==> flow/design.v <==
module spi_8byte (
    input wire clk,
    input wire rst_n,
    input wire sclk,
    input wire mosi,
    input wire ss,
    output wire miso,
    input wire pm,
    input wire [15:0] rate_inst,
    input wire [15:0] rate_avg,
    input wire [7:0] bpm_short_avg,
    input wire [7:0] bpm_long_avg,
    input wire [5:0] rr_short_avg,
    input wire [5:0] rr_long_avg,
    input wire pedal_flag,
    input wire expression_flag,
    input wire bpm_flag,
    input wire rr_flag,
    output reg [63:0] rx_data
);
    reg [1:0] sclk_sync, ss_sync, mosi_sync, pm_sync;
    always @(posedge clk) begin
        sclk_sync <= {sclk_sync[0], sclk};
        ss_sync <= {ss_sync[0], ss};
        mosi_sync <= {mosi_sync[0], mosi};
        pm_sync <= {pm_sync[0], pm};
    end
    wire sclk_rising = (sclk_sync == 2'b01);
    wire sclk_falling = (sclk_sync == 2'b10);
    wire ss_active = ~ss_sync[1];
    reg [5:0] bit_cnt;         
    reg [63:0] rx_buffer;
    reg [63:0] tx_buffer;
    reg miso_reg;
    assign miso = miso_reg;
    wire [63:0] tx_pack = {
        rate_inst,                               
        rate_avg,                                
        bpm_long_avg,                            
        bpm_short_avg,                           
        rr_long_avg [5:0],                       
        rr_short_avg[5:0],                       
        pedal_flag,                              
        (expression_flag | bpm_flag | rr_flag),   
        1'b0, pm_sync[1]                         
    };
    reg [63:0] tx_next;             
    always @(posedge clk or negedge rst_n) begin
        if (!rst_n) begin
            bit_cnt  <= 6'd0;
            rx_buffer <= 64'd0;
            tx_buffer <= 64'd0;
            rx_data <= 64'd0;
            miso_reg <= 1'b0;
        end else begin
            if (!ss_active) begin
                bit_cnt <= 6'd0;
                miso_reg <= 1'b0;
            end else begin
                if (sclk_falling) begin
                    rx_buffer <= {rx_buffer[62:0], mosi_sync[1]};
                    bit_cnt <= bit_cnt + 6'd1;
                    if (bit_cnt == 6'd63) begin
                        rx_data <= {rx_buffer[62:0], mosi_sync[1]};
                    end
                end
                if (sclk_rising) begin
                    if (bit_cnt == 6'd0) begin
                        tx_next = tx_pack;           
                    end else begin
                        tx_next = tx_buffer;         
                    end
                    miso_reg  <= tx_next[63];            
                    tx_buffer <= {tx_next[62:0], 1'b0}; 
                end
            end
        end
    end
endmodule
module multi_clock_divider (
    input wire clk,
    input wire rst_n,
    output reg tick_1hz,
    output reg tick_10hz
);
    reg [26:0] cnt_1hz;
    reg [23:0] cnt_10hz;
    localparam MAX_1HZ   = 27'd4_999;         
    localparam MAX_10HZ  = 24'd499;           
    always @(posedge clk or negedge rst_n) begin
        if (!rst_n) begin
            cnt_1hz <= 0;
            cnt_10hz <= 0;
            tick_1hz <= 0;
            tick_10hz <= 0;
        end else begin
            if (cnt_1hz == MAX_1HZ) begin
                cnt_1hz <= 0;
                tick_1hz <= 1;
            end else begin
                cnt_1hz <= cnt_1hz + 1;
                tick_1hz <= 0;
            end
            if (cnt_10hz == MAX_10HZ) begin
                cnt_10hz <= 0;
                tick_10hz <= 1;
            end else begin
                cnt_10hz <= cnt_10hz + 1;
                tick_10hz <= 0;
            end
        end
    end
endmodule
module check_pedal (
    input wire clk,
    input wire rst_n,
    input wire tick_10hz,
    input wire [7:0] pedal_buffer,
    output reg pedal_flag,
    output reg [15:0] rate_inst,
    output reg [15:0] rate_avg
);
    localparam [15:0] THRESH_LOW = 16'd25;     
    localparam [15:0] THRESH_HIGH = 16'd75;    
    localparam [15:0] THRESH_PEAK = 16'd99;    
    reg [7:0] pedal_curr;
    reg [7:0] pedal_prev;
    reg [15:0] rate_next;        
    reg [15:0] fir_reg [0:7];   
    reg [13:0] fir_sum;          
    reg [13:0] fir_sum_next;     
    reg [3:0] filled;            
    reg signed [9:0] diff_sample;    
    reg [9:0] delta_pos;             
    integer i;
    always @(posedge clk or negedge rst_n) begin
        if (!rst_n) begin
            pedal_flag <= 1'b0;
            pedal_curr <= 8'd0;
            pedal_prev <= 8'd0;
            rate_inst <= 16'd0;
            rate_next <= 16'd0;
            rate_avg <= 16'd0;
            for (i=0; i<8; i=i+1) fir_reg[i] <= 16'd0;
            fir_sum <= 14'd0;
            fir_sum_next <= 14'd0;
            filled <= 4'd0;
        end
        else if (tick_10hz) begin
            diff_sample = $signed({1'b0, pedal_buffer}) - $signed({1'b0, pedal_curr});
            delta_pos = (diff_sample > 0) ? diff_sample[9:0] : 10'd0;   
            rate_next = delta_pos * 16'd10;                             
            fir_sum_next = fir_sum - fir_reg[7] + rate_next;
            for (i=7; i>0; i=i-1) begin
                fir_reg[i] <= fir_reg[i-1];
            end
            fir_reg[0] <= rate_next;
            rate_inst <= rate_next;
            fir_sum <= fir_sum_next;
            rate_avg <= {2'b00, fir_sum_next} >> 3;   
            if (filled == 4'd8) begin
                if ( ((rate_next >= THRESH_LOW) && ( (fir_sum_next >> 3) >= THRESH_HIGH )) || (rate_next >= THRESH_PEAK) )
                    pedal_flag <= 1'b1;
                else
                    pedal_flag <= 1'b0;
            end
            else begin
                pedal_flag <= 1'b0;
            end
            pedal_prev <= pedal_curr;
            pedal_curr <= pedal_buffer;
            if (filled < 4'd8) filled <= filled + 4'd1;
        end
    end
endmodule
module check_expression(
    input wire clk,
    input wire rst_n,
    input wire [7:0] expression_buffer,
    output reg expression_flag
);
    localparam [7:0] exp_surprized = 8'd4;
    always @(posedge clk or negedge rst_n) begin
        if (!rst_n) begin
            expression_flag <= 1'b0;
        end
        else begin
            expression_flag <= (expression_buffer == exp_surprized);
        end
    end
endmodule
module check_bpm (
    input wire clk,
    input wire rst_n,
    input wire tick_10hz,
    input wire [7:0] bpm_buffer,
    output reg bpm_flag,
    output reg [7:0] short_avg,
    output reg [7:0] long_avg
);
    localparam integer SHORT_SAMPLES = 8;    
    localparam integer LONG_SAMPLES = 64;    
    localparam integer SUMS_WIDTH_S = 11;    
    localparam integer SUMS_WIDTH_L = 14;    
    reg [7:0] fir_short [0:SHORT_SAMPLES-1];
    reg [7:0] fir_long [0:LONG_SAMPLES-1];
    reg [SUMS_WIDTH_S-1:0] sum_short;
    reg [SUMS_WIDTH_L-1:0] sum_long;
    reg [3:0] filled_short;  
    reg [6:0] filled_long;   
    reg [7:0] prev_tail_s, prev_tail_l;      
    reg [SUMS_WIDTH_S-1:0] sum_short_next;
    reg [SUMS_WIDTH_L-1:0] sum_long_next;
    reg [SUMS_WIDTH_S+5-1:0] lhs;   
    reg [SUMS_WIDTH_L+3-1:0] rhs;   
    integer i;
    always @(posedge clk or negedge rst_n) begin
        if (!rst_n) begin
            bpm_flag <= 1'b0;
            sum_short <= {SUMS_WIDTH_S{1'b0}};
            sum_long <= {SUMS_WIDTH_L{1'b0}};
            filled_short <= 4'd0;
            filled_long <= 7'd0;
            short_avg <= 8'd0;
            long_avg <= 8'd0;
            for (i=0; i<SHORT_SAMPLES; i=i+1) fir_short[i] <= 8'd0;
            for (i=0; i<LONG_SAMPLES; i=i+1) fir_long[i]  <= 8'd0;
            prev_tail_s <= 8'd0;
            prev_tail_l <= 8'd0;
            sum_short_next <= {SUMS_WIDTH_S{1'b0}};
            sum_long_next <= {SUMS_WIDTH_L{1'b0}}; 
        end
        else if (tick_10hz) begin
            prev_tail_s = fir_short [SHORT_SAMPLES-1];
            prev_tail_l = fir_long [LONG_SAMPLES-1];
            sum_short_next = sum_short - {{(SUMS_WIDTH_S-8){1'b0}}, prev_tail_s} + {{(SUMS_WIDTH_S-8){1'b0}}, bpm_buffer};
            sum_long_next  = sum_long - {{(SUMS_WIDTH_L-8){1'b0}}, prev_tail_l} + {{(SUMS_WIDTH_L-8){1'b0}}, bpm_buffer};
            lhs = {5'd0, sum_short_next} << 5;
            rhs = (sum_long_next * 5);
            if ( (filled_short == SHORT_SAMPLES[3:0]) && (filled_long == LONG_SAMPLES[6:0]) )
                bpm_flag <= (lhs >= rhs);
            else
                bpm_flag <= 1'b0;
            for (i=SHORT_SAMPLES-1; i>0; i=i-1) begin
                fir_short[i] <= fir_short[i-1];
            end
            fir_short[0] <= bpm_buffer;
            for (i=LONG_SAMPLES-1; i>0; i=i-1) begin
                fir_long[i] <= fir_long[i-1];
            end
            fir_long[0] <= bpm_buffer;
            sum_short <= sum_short_next;
            sum_long  <= sum_long_next;
            short_avg <= sum_short_next >> 3;   
            long_avg  <= sum_long_next  >> 6;   
            if (filled_short < SHORT_SAMPLES[3:0]) filled_short <= filled_short + 4'd1;
            if (filled_long  < LONG_SAMPLES[6:0]) filled_long  <= filled_long  + 7'd1;
        end
    end
endmodule
module check_respiration(
    input wire clk,
    input wire rst_n,
    input wire tick_1hz,
    input wire [7:0]  rr_buffer,
    output reg rr_flag,
    output reg [5:0] short_avg,
    output reg [5:0] long_avg
);
    localparam integer SHORT_SAMPLES = 16;       
    localparam integer LONG_SAMPLES = 120;       
    localparam integer SUMS_WIDTH_S = 12;        
    localparam integer SUMS_WIDTH_L = 15;        
    localparam integer CMP_WIDTH = 32;          
    reg [7:0] fir_short [0:SHORT_SAMPLES-1];
    reg [7:0] fir_long [0:LONG_SAMPLES -1];
    reg [SUMS_WIDTH_S-1:0] sum_short, sum_short_next;
    reg [SUMS_WIDTH_L-1:0] sum_long , sum_long_next;
    reg [4:0] filled_short;  
    reg [6:0] filled_long;   
    reg [7:0] prev_tail_s, prev_tail_l;
    reg [CMP_WIDTH-1:0] lhs, rhs;
    reg [7:0] short_avg8;
    reg [7:0] long_avg8;
    integer i;
    always @(posedge clk or negedge rst_n) begin
        if (!rst_n) begin
            rr_flag <= 1'b0;
            sum_short <= {SUMS_WIDTH_S{1'b0}};
            sum_long <= {SUMS_WIDTH_L{1'b0}};
            sum_short_next <= {SUMS_WIDTH_S{1'b0}};
            sum_long_next <= {SUMS_WIDTH_L{1'b0}};
            filled_short <= 5'd0;
            filled_long <= 7'd0;
            short_avg <= 6'd0;
            long_avg <= 6'd0;
            short_avg8 <= 8'd0;
            long_avg8 <= 8'd0;
            for (i=0; i<SHORT_SAMPLES; i=i+1) fir_short[i] <= 8'd0;
            for (i=0; i<LONG_SAMPLES;  i=i+1) fir_long[i] <= 8'd0;
            prev_tail_s <= 8'd0;
            prev_tail_l <= 8'd0;
        end
        else if (tick_1hz) begin
            prev_tail_s = fir_short[SHORT_SAMPLES-1];
            prev_tail_l = fir_long [LONG_SAMPLES -1];
            sum_short_next = sum_short - {{(SUMS_WIDTH_S-8){1'b0}}, prev_tail_s} + {{(SUMS_WIDTH_S-8){1'b0}}, rr_buffer};
            sum_long_next  = sum_long- {{(SUMS_WIDTH_L-8){1'b0}}, prev_tail_l} + {{(SUMS_WIDTH_L-8){1'b0}}, rr_buffer};
            lhs = {{(CMP_WIDTH-SUMS_WIDTH_S){1'b0}}, sum_short_next} * 32'd2400;
            rhs = {{(CMP_WIDTH-SUMS_WIDTH_L){1'b0}}, sum_long_next } * 32'd368;
            if ( (filled_short == SHORT_SAMPLES[4:0]) && (filled_long == LONG_SAMPLES[6:0]) )
                rr_flag <= (lhs >= rhs);
            else
                rr_flag <= 1'b0;
            for (i=SHORT_SAMPLES-1; i>0; i=i-1) begin
                fir_short[i] <= fir_short[i-1];
            end
            fir_short[0] <= rr_buffer;
            for (i=LONG_SAMPLES-1; i>0; i=i-1) begin
                fir_long[i] <= fir_long[i-1];
            end
            fir_long[0] <= rr_buffer;
            sum_short <= sum_short_next;
            sum_long <= sum_long_next;
            short_avg8 <= sum_short_next >> 4;        
            long_avg8 <= sum_long_next  / 8'd120;    
            if (short_avg8 > 8'd63) 
                short_avg <= 6'd63;
            else
                short_avg <= short_avg8[5:0];
            if (long_avg8  > 8'd63)
                long_avg  <= 6'd63;
            else 
                long_avg  <= long_avg8[5:0];
            if (filled_short < SHORT_SAMPLES[4:0]) filled_short <= filled_short + 5'd1;
            if (filled_long  < LONG_SAMPLES[6:0])  filled_long  <= filled_long  + 7'd1;
        end
    end
endmodule
module drive_device (
    input wire clk,
    input wire rst_n,
    input wire pedal_flag,
    input wire expression_flag,
    input wire bpm_flag,
    input wire rr_flag,
    output wire pm,
    output reg drive
);
    parameter CLK_FREQ = 5_000;          
    parameter HIGH_SEC = 1;              
    parameter LOW_SEC = 2;               
    localparam S_IDLE = 2'b00;
    localparam S_HIGH = 2'b01;
    localparam S_LOW = 2'b10;
    localparam HIGH_COUNT = CLK_FREQ * HIGH_SEC;  
    localparam LOW_COUNT = CLK_FREQ * LOW_SEC;   
    reg [1:0] state;
    reg [31:0] counter;  
    assign pm = pedal_flag && (expression_flag || bpm_flag || rr_flag);
    always @(posedge clk or negedge rst_n) begin
        if (!rst_n) begin
            state <= S_IDLE;
            counter <= 32'd0;
            drive <= 1'b0;
        end else begin
            case (state)
                S_IDLE: begin
                    drive <= 1'b0;
                    if (pm) begin
                        state <= S_HIGH;
                        counter <= HIGH_COUNT - 1;
                        drive <= 1'b1;
                    end
                end
                S_HIGH: begin
                    drive <= 1'b1;
                    if (counter != 0) begin
                        counter <= counter - 1'b1;
                    end else begin
                        state <= S_LOW;
                        counter <= LOW_COUNT - 1;
                        drive <= 1'b0;
                    end
                end
                S_LOW: begin
                    drive <= 1'b0;
                    if (counter != 0) begin
                        counter <= counter - 1'b1;
                    end else begin
                        state <= S_IDLE;
                    end
                end
                default: begin
                    state <= S_IDLE;
                    counter <= 32'd0;
                    drive <= 1'b0;
                end
            endcase
        end
    end
endmodule
module PMPD(
    input wire clk,
    input wire rst_n,
    input wire sclk,
    input wire mosi,
    input wire ss,
    output wire miso,            
    output wire drive
);
    wire [63:0] state_buffer;
    wire pm;
    wire [15:0] rate_inst;
    wire [15:0] rate_avg;
    wire [7:0] bpm_short_avg;
    wire [7:0] bpm_long_avg;
    wire [5:0] rr_short_avg;
    wire [5:0] rr_long_avg;
    wire pedal_flag;
    wire expression_flag;
    wire bpm_flag;
    wire rr_flag;
    spi_8byte spi (
        .clk(clk),
        .rst_n(rst_n),
        .sclk(sclk),
        .mosi(mosi),
        .ss(ss), 
        .miso(miso), 
        .pm(pm),
        .rate_inst(rate_inst),
        .rate_avg(rate_avg),
        .bpm_short_avg(bpm_short_avg),
        .bpm_long_avg(bpm_long_avg),
        .rr_short_avg(rr_short_avg),
        .rr_long_avg(rr_long_avg),
        .pedal_flag(pedal_flag),
        .expression_flag(expression_flag),
        .bpm_flag(bpm_flag),
        .rr_flag(rr_flag),
        .rx_data(state_buffer)
    );
    wire tick_1hz;
    wire tick_10hz;
    multi_clock_divider prescaler(
        .clk(clk),
        .rst_n(rst_n),
        .tick_1hz(tick_1hz),
        .tick_10hz(tick_10hz)
    );
    check_pedal check_pedal(
        .clk(clk),
        .rst_n(rst_n),
        .tick_10hz(tick_10hz),
        .pedal_buffer(state_buffer[31:24]),
        .pedal_flag(pedal_flag),
        .rate_inst(rate_inst),
        .rate_avg(rate_avg)
    );
    check_expression check_expression(
        .clk(clk),
        .rst_n(rst_n),
        .expression_buffer(state_buffer[23:16]),
        .expression_flag(expression_flag)        
    );
    check_bpm check_bpm(
        .clk(clk),
        .rst_n(rst_n),
        .tick_10hz(tick_10hz),
        .bpm_buffer(state_buffer[15:8]),
        .bpm_flag(bpm_flag),
        .short_avg(bpm_short_avg),
        .long_avg(bpm_long_avg)
    );
    check_respiration check_respiration(
        .clk(clk),
        .rst_n(rst_n),
        .tick_1hz(tick_1hz),
        .rr_buffer(state_buffer[7:0]),
        .rr_flag(rr_flag),
        .short_avg(rr_short_avg),
        .long_avg(rr_long_avg)
    );
    drive_device drive_device(
        .clk(clk),
        .rst_n(rst_n),
        .pedal_flag(pedal_flag),
        .expression_flag(expression_flag),
        .bpm_flag(bpm_flag),
        .rr_flag(rr_flag),
        .pm(pm),
        .drive(drive)
    );
endmodule
; ---- Reports on PMPD
; What the tools print for PMPD, step after step.
; Lines are those of the file above, counted from 1.
; Operators: Yosys type, input widths -> output width; for muxes data width and select width s.
; Not given: n/a
[setup]
top = PMPD
clock_port = clk
library = sky130hd
pvt_corner = tt_025C_1v80

; ---- Word level
; Source: Yosys, flattened and elaborated. Widths are those after wreduce. Registers that Yosys merges into a memory's read port (data or address) are not register bits. Print and check cells do not count. Equal cells are merged and count once.
[bits]
regBits = 1965
in_bits = 5
output_inout_bits = 2
elab_cells = 337
[op_classes]
n_addsub = 20
mul = 4
div = 1
cmp = 13
n_eq = 17
muxes = 27
bitwise = 3
reduce_and_logical = 22
[op_table]
columns = operator, n
row1 = $mul 12x7->19 const B, 1
row2 = $div 15x7->15 const B, 1
row3 = $mul 15x5->20 const B, 1
row4 = $pmux 32 s3, 1
row5 = $mux 32, 3
row6 = $mux 64, 1
row7 = $mul 14x3->17 const B, 1
row8 = $mul 10x3->13 const B, 1
row9 = $sub 32x1->32 const B, 1
row10 = $ge 32x32->1, 1
row11 = $reduce_bool 32->1, 1
row12 = $add 27x1->27 const B, 1
row13 = $eq 27x13->1 const B, 1
row14 = $mux 27, 1
row15 = $add 24x1->24 const B, 1
row16 = $eq 24x9->1 const B, 1
row17 = $mux 24, 1
row18 = $mux 6, 4
row19 = $ge 16x17->1, 1
row20 = $reduce_and 2->1, 8
row21 = $gt 8x6->1 const B, 2
row22 = $add 15x8->15, 1
row23 = $sub 15x8->15, 1
row24 = $add 14x14->14, 1
row25 = $sub 14x14->14, 1
row26 = $ge 14x5->1 const B, 1
row27 = $ge 14x7->1 const B, 1
row28 = $add 14x8->14, 1
; Not listed: further kinds 37, cells in them 66.

; ---- Logic depth
; Depth = most cells in a row (Yosys ltp): at word level without a register or memory, in the mapped netlist without a sequential cell, where the memories' decode and read muxes count.
[depth]
depth_word = 10
abc_area = 0
depth_mapped = 35
depth_no_buf = 35

; ---- Mapped cells and area
; Source: synth_stat.txt of the flow (Yosys; design flattened, memories mapped). It holds for the ABC_AREA given above (unset counts as 0); a run with the other value may have another netlist.
[mapped]
mapped_cells = 5891
yosys_area_um2 = 82185.1
sequential_area_um2 = 48257.5
ffs = 1930
n_buf = 240
[by_type]
columns = cell, n, type_area_um2
row1 = sky130_fd_sc_hd__dfrtp_1, 1921, 4.81E+04
row2 = sky130_fd_sc_hd__mux2_2, 1639, 1.85E+04
row3 = sky130_fd_sc_hd__ha_1, 247, 3.09E+03
row4 = sky130_fd_sc_hd__fa_1, 87, 1741.67
row5 = sky130_fd_sc_hd__inv_1, 364, 1366.31
row6 = sky130_fd_sc_hd__xnor2_1, 137, 1.2E+03
row7 = sky130_fd_sc_hd__o21ai_0, 196, 980.941
row8 = sky130_fd_sc_hd__nand2_1, 218, 818.285
row9 = sky130_fd_sc_hd__clkbuf_1, 217, 814.531
row10 = sky130_fd_sc_hd__a21oi_1, 130, 650.624
row11 = sky130_fd_sc_hd__mux2i_1, 61, 610.586
row12 = sky130_fd_sc_hd__nor2_1, 151, 566.794
row13 = sky130_fd_sc_hd__xor2_1, 49, 429.162
row14 = sky130_fd_sc_hd__a21o_1, 39, 292.781
row15 = sky130_fd_sc_hd__o21bai_1, 39, 292.781
row16 = sky130_fd_sc_hd__nand3_1, 47, 235.226
row17 = sky130_fd_sc_hd__nand4_1, 27, 168.912
row18 = sky130_fd_sc_hd__dfxtp_1, 8, 160.154
; Other cell types: 70; their cells: 314.
; The figures by module come from a second, unflattened synthesis with its own total; it is not the netlist above.
[unflattened]
hier_cells = 6219
area_unflattened_um2 = 86160.1
; Rows give one instance, submodules left out.
[by_module]
columns = mod, n_inst, n_cells, area_um2, mod_seq_area_um2
row1 = check_respiration, 1, 2991, 43530.5, 25524.5
row2 = check_bpm, 1, 1559, 22957.0, 13738.2
row3 = spi_8byte, 1, 674, 8455.6, 5089.9
row4 = check_pedal, 1, 546, 6655.1, 3253.1
row5 = multi_clock_divider, 1, 219, 2423.6, 1326.3
row6 = drive_device, 1, 226, 2093.3, 902.1
row7 = check_expression, 1, 4, 45.0, 25.0
row8 = PMPD, 1, 0, 0.0, 0.0

; ---- Path before layout
; Path of least setup slack by OpenSTA after synthesis, without wires, with an ideal clock, recovery checks aside; 20% of the period is set as input and as output delay. Where synthesis merged equal registers, the netlist keeps one of their names.
[synth_path]
path_kind = reg2reg
from = register check_respiration.fir_long[119][1]
to = register check_respiration.rr_flag
period_ps = 10000
setup_time_ps = 128
t_first_pin_ps = 0
t_arrival_ps = 6650
t_required_ps = 9872
setup_slack_ps = 3222
delay_ps = 6778
path_stages = 31
path_buffers = 0
period_less_setup_slack_ps = 6778
; "delay_ps" = arrival - input delay + setup time.
; "path_stages" counts driving pins, that of a launching flip-flop among them; a cell with two outputs on the path counts twice.
; "period_less_setup_slack_ps" = period - worst setup slack (recovery checks aside). The figure is calculated, with input and output delays left at 20% of the set period.
; Between the ends stands the longest chain of elaborated cells between them, by number of cells; it is not shown to be the way that was timed. Of several equally long chains one is given.
; A line is the first line of the expression or statement that the cell stems from. Yosys adds cells for indexed reads and writes and turns some case tables into memories.
; A register here has more assigning lines than the two given.
[synth_via]
cell_sequence = sky130_fd_sc_hd__dfrtp_1 sky130_fd_sc_hd__fa_1 sky130_fd_sc_hd__inv_1 sky130_fd_sc_hd__fa_1 sky130_fd_sc_hd__a21o_1 sky130_fd_sc_hd__a221oi_1 sky130_fd_sc_hd__xor2_1 sky130_fd_sc_hd__inv_1 sky130_fd_sc_hd__ha_1 sky130_fd_sc_hd__inv_1 sky130_fd_sc_hd__fa_1 sky130_fd_sc_hd__inv_1 sky130_fd_sc_hd__fa_1 sky130_fd_sc_hd__ha_1 sky130_fd_sc_hd__inv_1 sky130_fd_sc_hd__a21oi_1 sky130_fd_sc_hd__o21ai_0 sky130_fd_sc_hd__a21boi_0 sky130_fd_sc_hd__o21ai_0 sky130_fd_sc_hd__a21boi_0 sky130_fd_sc_hd__o21ai_0 sky130_fd_sc_hd__a21oi_1 sky130_fd_sc_hd__o21ai_0 sky130_fd_sc_hd__nand2b_1 sky130_fd_sc_hd__a21o_1 sky130_fd_sc_hd__a21oi_1 sky130_fd_sc_hd__xor2_1 sky130_fd_sc_hd__ha_1 sky130_fd_sc_hd__a2111oi_0 sky130_fd_sc_hd__o21a_1 sky130_fd_sc_hd__o21ai_0
elab_chain_len = 5
[synth_rtl]
columns = element, line_no
row1 = from (decl), 276  ; reg [7:0] fir_long [0:LONG_SAMPLES -1];
row2 = from (assign), 300  ; for (i=0; i<LONG_SAMPLES;  i=i+1) fir_long[i] <= 8'd0;
row3 = from (assign), 320  ; fir_long[i] <= fir_long[i-1];
row4 = $sub 15x8->15, 308  ; sum_long_next  = sum_long- {{(SUMS_WIDTH_L-8){1'b0}}, prev_tail_l} + {{(SUMS_WIDTH_L-8){1'b0}}, rr_buffer};
row5 = $add 15x8->15, 308
row6 = $mul 15x5->20, 310  ; rhs = {{(CMP_WIDTH-SUMS_WIDTH_L){1'b0}}, sum_long_next } * 32'd368;
row7 = $ge 32x32->1, 312  ; rr_flag <= (lhs >= rhs);
row8 = $mux 1, 311  ; if ( (filled_short == SHORT_SAMPLES[4:0]) && (filled_long == LONG_SAMPLES[6:0]) )
row9 = to (assign), 312
row10 = to (assign), 314  ; rr_flag <= 1'b0;
row11 = to (decl), 266  ; output reg rr_flag,

; ---- Worst path after layout
; Path of least setup slack in the final report of job 1 (OpenROAD, finished layout, wires in). Where an end is a register, its clock arrival counts in the times.
; The path's times are printed in steps of 10 ps; the period is the one set.
[layout_path]
path_kind = reg2reg
from = register (name not given)
to = register check_respiration.rr_flag
period_ps = 8410
setup_time_ps = 120
t_first_pin_ps = 850
t_arrival_ps = 8040
t_required_ps = 9150
setup_slack_ps = 1110
path_stages = 32
path_buffers = 0
; Between the ends stands the longest chain of elaborated cells between them, by number of cells; it is not shown to be the way that was timed. Of several equally long chains one is given.
; A register here has more assigning lines than the two given.
[layout_via]
cell_sequence = sky130_fd_sc_hd__dfrtp_1 sky130_fd_sc_hd__fa_1 sky130_fd_sc_hd__inv_1 sky130_fd_sc_hd__fa_1 sky130_fd_sc_hd__a21o_1 sky130_fd_sc_hd__a21oi_1 sky130_fd_sc_hd__o21bai_1 sky130_fd_sc_hd__a21oi_1 sky130_fd_sc_hd__o21bai_1 sky130_fd_sc_hd__a21oi_1 sky130_fd_sc_hd__xnor2_1 sky130_fd_sc_hd__ha_1 sky130_fd_sc_hd__ha_1 sky130_fd_sc_hd__inv_1 sky130_fd_sc_hd__fa_1 sky130_fd_sc_hd__inv_1 sky130_fd_sc_hd__fa_1 sky130_fd_sc_hd__ha_1 sky130_fd_sc_hd__o21ai_0 sky130_fd_sc_hd__a21boi_0 sky130_fd_sc_hd__o21ai_0 sky130_fd_sc_hd__a21boi_0 sky130_fd_sc_hd__o21ai_0 sky130_fd_sc_hd__nand2b_1 sky130_fd_sc_hd__a21oi_1 sky130_fd_sc_hd__nor2b_1 sky130_fd_sc_hd__nor2_1 sky130_fd_sc_hd__xnor2_1 sky130_fd_sc_hd__ha_1 sky130_fd_sc_hd__a2111oi_0 sky130_fd_sc_hd__o21a_1 sky130_fd_sc_hd__o21ai_0
elab_chain_len = 5
[layout_rtl]
columns = element, line_no
row1 = $sub 12x8->12, 307  ; sum_short_next = sum_short - {{(SUMS_WIDTH_S-8){1'b0}}, prev_tail_s} + {{(SUMS_WIDTH_S-8){1'b0}}, rr_buffer};
row2 = $add 12x8->12, 307
row3 = $mul 12x7->19, 309  ; lhs = {{(CMP_WIDTH-SUMS_WIDTH_S){1'b0}}, sum_short_next} * 32'd2400;
row4 = $ge 32x32->1, 312  ; rr_flag <= (lhs >= rhs);
row5 = $mux 1, 311  ; if ( (filled_short == SHORT_SAMPLES[4:0]) && (filled_long == LONG_SAMPLES[6:0]) )
row6 = to (assign), 312
row7 = to (assign), 314  ; rr_flag <= 1'b0;
row8 = to (decl), 266  ; output reg rr_flag,

; Top module PMPD; platform sky130hd; tools Yosys and OpenROAD; 3 stored runs in no particular order. Input and output delays are each 20% of the period that was set; the output load is 0.01 pF.
; "timing.achieved_period_ps" means the clock period less the worst setup slack. The figure is calculated, with input and output delays left at 20% of the set period.

[job 1: settings]
CORE_MARGIN = 6
CORE_UTILIZATION = 22
CTS_CLUSTER_SIZE = 47
GPL_ROUTABILITY_DRIVEN = 1
HOLD_SLACK_MARGIN = -0.08
PLACE_DENSITY_LB_ADDON = 0.14
SETUP_SLACK_MARGIN = 0.12
period_ns = 8.41
CAP_MARGIN = 20
SLEW_MARGIN = 20
[job 1: results]
ys_area_um2 = 82185.1
timing.achieved_period_ps = 7303
stdcell_area_um2 = 95939.5
setup_tns_ps = 0
die_footprint_um2 = 388378.0
timing.setup.ws_ps = 1107

[job 2: settings]
CORE_MARGIN = 9
CORE_UTILIZATION = 22
CTS_CLUSTER_SIZE = 47
GPL_ROUTABILITY_DRIVEN = 1
PLACE_DENSITY_LB_ADDON = 0.14
SETUP_SLACK_MARGIN = 0.12
period_ns = 5.33
CAP_MARGIN = 20
SLEW_MARGIN = 20
[job 2: results]
ys_area_um2 = 82185.1
timing.achieved_period_ps = 6293
stdcell_area_um2 = 99744.4
setup_tns_ps = -3201
die_footprint_um2 = 395893.0
timing.setup.ws_ps = -963

[job 3: settings]
CELL_PAD_IN_SITES_DETAIL_PLACEMENT = 1
CORE_ASPECT_RATIO = 0.62
CORE_UTILIZATION = 23
CTS_CLUSTER_SIZE = 46
GPL_TIMING_DRIVEN = 1
MAX_ROUTING_LAYER = met5
PLACE_DENSITY_LB_ADDON = 0.21
SETUP_SLACK_MARGIN = 0.91
SLEW_MARGIN = 5
period_ns = 10.1
CAP_MARGIN = 20
CORE_MARGIN = 2
[job 3: results]
ys_area_um2 = 82185.1
timing.achieved_period_ps = 8122
stdcell_area_um2 = 94345.5
setup_tns_ps = 0
die_footprint_um2 = 362259.0
timing.setup.ws_ps = 1978
